==> flow/design.v <==
`timescale 1ns / 1ps
module mem32 (
    input Clk,                
    input rst,              
    input wr,         
    input rd,            
    input [3:0] in_add,      
    input [31:0] Data_in_32,  
    output reg [31:0] Data_out_32,  
    output reg valid
);
    reg [7:0] A [0:15];  
    always @(posedge Clk or posedge rst) begin
        if (rst) begin
            Data_out_32 <= 32'b0;
            valid <= 0;
        end else begin
            case ({wr, rd}) 
                2'b10: begin
                    if (in_add <= 12) begin  
                        A[in_add]     <= Data_in_32[7:0];    
                        A[in_add + 1] <= Data_in_32[15:8];   
                        A[in_add + 2] <= Data_in_32[23:16];  
                        A[in_add + 3] <= Data_in_32[31:24];  
                        valid <= 0;
                    end
                end
                2'b01: begin
                    if (in_add <= 12) begin  
                        Data_out_32[7:0]    <= A[in_add];      
                        Data_out_32[15:8]   <= A[in_add + 1];  
                        Data_out_32[23:16]  <= A[in_add + 2];  
                        Data_out_32[31:24]  <= A[in_add + 3]; 
                        valid <= 1; 
                    end else begin
                        Data_out_32 <= 32'b0; 
                        valid <= 0; 
                    end
                end
                default: begin
                    Data_out_32 <= 32'b0;  
                    valid <= 0;
                end
            endcase
        end
    end
endmodule
======== Tool chain data of mem32 ========
What the tools print for mem32, step after step.
Line numbers count from 1 in the design file above.
Operators: Yosys type, input widths -> output width; for muxes data width and select width s.
Library cell names are shortened.
The mark -- stands for no value.
design
  top ..................................... mem32
  clock ................................... Clk
  library ................................. sky130hd
  library corner .......................... tt_025C_1v80

======== Word level ========
Source: Yosys, flattened and elaborated. Widths are those after wreduce. Registers that Yosys merges into a memory's read port (data or address) are not register bits. Print and check cells do not count. Equal cells are merged and count once.
bit counts
  bits in registers ....................... 161
  bits of input ports ..................... 40
cells by class
  $add $sub $neg .......................... 3
  order comparisons ....................... 1
  eq/ne operators ......................... 63
  multiplexer cells ....................... 79
  bitwise gates (word level) .............. 1
  reduce/logical cells .................... 36
operators by type and width
  operator             number
  $mux 8               68
  $pmux 8 s16          4
  $eq 4x4->1 const B   32
  $eq 4x3->1 const B   16
  $reduce_and 4->1     16
  $reduce_bool 4->1    16
  $pmux 8 s2           4
  $eq 4x2->1 const B   8
  $eq 4x1->1 const B   4
  $logic_not 4->1      4
  $add 4x2->4 const B  2
  $add 4x1->4 const B  1
  $le 4x4->1 const B   1
  $eq 2x1->1 const B   1
  $eq 2x2->1 const B   1
  $ne 2x2->1 const B   1
  $pmux 1 s2           1
  $mux 1               2
  $not 1->1            1

======== Longest topological paths ========
Longest topological path by Yosys (ltp), each cell counted once; first at word level (registers and memories cut), then after technology mapping (sequential cells cut; the memories' decode and read muxes count).
depth
  depth after elaboration ................. 5
  ABC_AREA ................................ 0
  mapped depth ............................ 13
  gate-level depth less buffers ........... 7

======== Synthesis result ========
Source: synth_stat.txt of the flow (Yosys; design flattened, memories mapped). It holds for the ABC_AREA given above (unset counts as 0); a run with the other value may have another netlist.
Totals and module areas in this step are rounded.
synthesis totals
  standard cells after synthesis .......... 1646
  chip area (Yosys) ....................... 14000 µm²
  sequential area ......................... 4670 µm²
  flip-flops .............................. 161
  buffers ................................. 179
cells by type
  cell      number
  edfxtp_1  128
  mux2i_1   142
  dfrtp_1   33
  nand2_1   195
  a211oi_1  88
  a21o_1    86
  nor2_1    138
  o21ai_0   84
  a21oi_1   72
  buf_2     69
  clkbuf_1  90
  a32oi_1   36
  mux2_2    26
  nand3_1   51
  a22oi_1   31
  a221oi_1  26
  o22ai_1   30
  nor3_1    33
Other cell types: 68; their cells: 288.

======== Worst setup path after synthesis ========
Source: OpenSTA report_checks on the synthesized netlist (no wires, ideal clock, input and output delay 20% of the period each), path of least setup slack; recovery checks are left aside. Register names are those of the netlist, which keeps one name where synthesis merged equal registers.
path after synthesis
  path type ............................... in2reg
  start ................................... input in_add[1]
  end ..................................... register A[10][0]
  clock period ............................ 5.0 ns
  input delay ............................. 1.000 ns
  setup time .............................. 0.370 ns
  arrival ................................. 3.505 ns
  slack ................................... 1.125 ns
  delay of the path ....................... 2.875 ns
  stages .................................. 12
  buffers on the path ..................... 5
  synthesis period reached ................ 3.875 ns
"delay of the path" is the arrival time less input delay plus setup time.
"stages": output pins that drive a net of the path, with the launching flip-flop's if there is one; two outputs of one cell count as two.
"synthesis period reached" is the clock period less the worst setup slack; recovery checks do not enter. This is arithmetic on one report: input and output delays are still those of the set period (20% each).
The rows between start and end are the longest chain of elaborated cells between them; the timing report does not say that the signal goes this way. Where chains are equally long, one stands for them.
A line is the first line of the expression or statement that the cell stems from. Yosys adds cells for indexed reads and writes and turns some case tables into memories.
Where a signal picks the word or bit written, the line may be left out of the assigning lines.
The path ends at the enable pin of a flip-flop; only ways to that pin are counted.
on the way, after synthesis
  path through ............................ buf_2 -> buf_2 -> inv_1 -> clkbuf_1 -> ha_1 -> o21ai_1 -> nand2_4 -> nor2_1 -> clkbuf_1 -> buf_2 -> nor3_1 -> nor2_1
  length of the longest elaborated chain .. 4
  elaborated cells on any way between the ends .. 10
  those cells by class .................... 3 x add/sub; 1 x compare; 4 x eq/ne; 2 x reduce/logical
ends and longest elaborated chain, after synthesis
  what               line  RTL
  from (decl)        7     input [3:0] in_add,
  $add 4x1->4        22    A[in_add + 1] <= Data_in_32[15:8];
  $eq 4x4->1         22
  $reduce_bool 4->1  --
  $reduce_and 4->1   --
  to (assign)        21    A[in_add]     <= Data_in_32[7:0];
  to (decl)          12    reg [7:0] A [0:15];

======== Path in the finished layout ========
From the final timing report of job 1: the path of least setup slack in the routed layout; clock arrival at registers is part of the times.
path after layout
  path type ............................... in2reg
  start ................................... input in_add[1]
  end ..................................... register A[9][2]
  clock period ............................ 5.0 ns
  input delay ............................. 1.00 ns
  setup time .............................. 0.38 ns
  arrival ................................. 4.28 ns
  slack ................................... 0.79 ns
  stages .................................. 6
  buffers on the path ..................... 1
The rows between start and end are the longest chain of elaborated cells between them; the timing report does not say that the signal goes this way. Where chains are equally long, one stands for them.
Where a signal picks the word or bit written, the line may be left out of the assigning lines.
The path ends at the enable pin of a flip-flop; only ways to that pin are counted.
on the way, after layout
  path through ............................ buf_4 -> nor2b_1 -> nand2_1 -> nor2_2 -> nor2_1 -> a21oi_1
  length of the longest elaborated chain .. 4
  elaborated cells on any way between the ends .. 10
  those cells by class .................... 3 x add/sub; 1 x compare; 4 x eq/ne; 2 x reduce/logical
ends and longest elaborated chain, after layout
  what               line  RTL
  from (decl)        7     input [3:0] in_add,
  $add 4x1->4        22    A[in_add + 1] <= Data_in_32[15:8];
  $eq 4x4->1         22
  $reduce_bool 4->1  --
  $reduce_and 4->1   --
  to (assign)        21    A[in_add]     <= Data_in_32[7:0];
  to (decl)          12    reg [7:0] A [0:15];

Settings and measured results of 6 stored flow runs for module mem32 (sky130hd), not sorted in any way. The constraints put input and output delay at 20% of the set period each and load the outputs with 0.01 pF.
"clock period achieved" means the clock period less the worst setup slack. The figure is calculated, with input and output delays left at 20% of the set period.
"critical setup path time": the worst setup path's part of the clock period (all of it between registers, 20% less for each end at a port) less its slack. A launch clock that arrives late makes it longer, a capture clock that arrives late makes it shorter.
"overall power": no workload was simulated; the value follows from the tool's default switching activity.
Results are given in rounded form.

---- job 1 ----
settings
  CORE_MARGIN = 3
  CORE_UTILIZATION = 40
  CTS_CLUSTER_SIZE = 86
  period_ns = 5.0
  CAP_MARGIN = 20
  SLEW_MARGIN = 20
results
  overall power ........................... 4210 µW
  clock period achieved ................... 4.207 ns
  utilization in the final report ......... 46.9%
  std-cell area (final layout) ............ 16000 µm²
  critical setup path time ................ 3.21 ns
  worst setup path kind ................... in2reg
  setup slack of the critical path ........ 0.793 ns
  sum of negative setup slack ............. 0.000 ns
  cell area after synthesis ............... 14000 µm²
  final worst hold slack .................. 0.469 ns
  die outline area ........................ 37400 µm²

---- job 2 ----
settings
  CORE_UTILIZATION = 40
  period_ns = 5.0
  CAP_MARGIN = 20
  CORE_MARGIN = 2
  SLEW_MARGIN = 20
results
  final worst hold slack .................. 0.488 ns
  critical setup path time ................ 2.98 ns
  worst setup path kind ................... in2reg
  clock period achieved ................... 3.985 ns
  cell area after synthesis ............... 14000 µm²
  std-cell area (final layout) ............ 16000 µm²
  utilization in the final report ......... 46.4%
  die outline area ........................ 36600 µm²
  overall power ........................... 4160 µW
  sum of negative setup slack ............. 0.000 ns
  setup slack of the critical path ........ 1.02 ns

---- job 3 ----
settings
  CORE_UTILIZATION = 40
  SETUP_SLACK_MARGIN = -0.41
  period_ns = 4.06
  CAP_MARGIN = 20
  CORE_MARGIN = 2
  SLEW_MARGIN = 20
results
  std-cell area (final layout) ............ 16300 µm²
  utilization in the final report ......... 47.1%
  final worst hold slack .................. 0.480 ns
  critical setup path time ................ 2.49 ns
  worst setup path kind ................... in2reg
  die outline area ........................ 36600 µm²
  overall power ........................... 5210 µW
  clock period achieved ................... 3.304 ns
  sum of negative setup slack ............. 0.000 ns
  setup slack of the critical path ........ 0.756 ns
  cell area after synthesis ............... 14000 µm²

---- job 4 ----
settings
  ABC_AREA = 0
  CAP_MARGIN = 20
  CELL_PAD_IN_SITES_DETAIL_PLACEMENT = 1
  CELL_PAD_IN_SITES_GLOBAL_PLACEMENT = 1
  CORE_ASPECT_RATIO = 0.76
  CORE_MARGIN = 4
  CTS_CLUSTER_DIAMETER = 197
  CTS_CLUSTER_SIZE = 99
  MAX_ROUTING_LAYER = met5
  PLACE_DENSITY_LB_ADDON = 0.29
  SLEW_MARGIN = 5
  TNS_END_PERCENT = 45
  period_ns = 5.0
  CORE_UTILIZATION = 40
results
  die outline area ........................ 38200 µm²
  setup slack of the critical path ........ 1.17 ns
  final worst hold slack .................. 0.475 ns
  clock period achieved ................... 3.834 ns
  cell area after synthesis ............... 14000 µm²
  overall power ........................... 4120 µW
  sum of negative setup slack ............. 0.000 ns
  std-cell area (final layout) ............ 16000 µm²
  utilization in the final report ......... 46.5%
  critical setup path time ................ 2.83 ns
  worst setup path kind ................... in2reg

---- job 5 ----
settings
  CAP_MARGIN = 25
  CELL_PAD_IN_SITES_DETAIL_PLACEMENT = 0
  CELL_PAD_IN_SITES_GLOBAL_PLACEMENT = 2
  CORE_ASPECT_RATIO = 1.25
  CORE_UTILIZATION = 17
  MAX_ROUTING_LAYER = met5
  MIN_ROUTING_LAYER = met2
  PLACE_DENSITY_LB_ADDON = 0.04
  SETUP_SLACK_MARGIN = 0.83
  SLEW_MARGIN = 25
  period_ns = 5.72
  CORE_MARGIN = 2
results
  setup slack of the critical path ........ 1.68 ns
  cell area after synthesis ............... 14000 µm²
  critical setup path time ................ 2.90 ns
  worst setup path kind ................... in2reg
  sum of negative setup slack ............. 0.000 ns
  std-cell area (final layout) ............ 17100 µm²
  utilization in the final report ......... 21.0%
  die outline area ........................ 84900 µm²
  clock period achieved ................... 4.043 ns
  overall power ........................... 3900 µW
  final worst hold slack .................. 0.473 ns

---- job 6 ----
settings
  ABC_AREA = 0
  CAP_MARGIN = 20
  CELL_PAD_IN_SITES_DETAIL_PLACEMENT = 1
  CELL_PAD_IN_SITES_GLOBAL_PLACEMENT = 1
  CORE_ASPECT_RATIO = 0.76
  CORE_MARGIN = 6
  CTS_CLUSTER_DIAMETER = 197
  MAX_ROUTING_LAYER = met4
  PLACE_DENSITY_LB_ADDON = 0.29
  SLEW_MARGIN = 5
  TNS_END_PERCENT = 45
  period_ns = 5.0
  CORE_UTILIZATION = 40
results
  setup slack of the critical path ........ 1.17 ns
  overall power ........................... 4060 µW
  critical setup path time ................ 2.83 ns
  worst setup path kind ................... in2reg
  sum of negative setup slack ............. 0.000 ns
  std-cell area (final layout) ............ 15900 µm²
  cell area after synthesis ............... 14000 µm²
  utilization in the final report ......... 46.3%
  final worst hold slack .................. 0.476 ns
  clock period achieved ................... 3.834 ns
  die outline area ........................ 39800 µm²
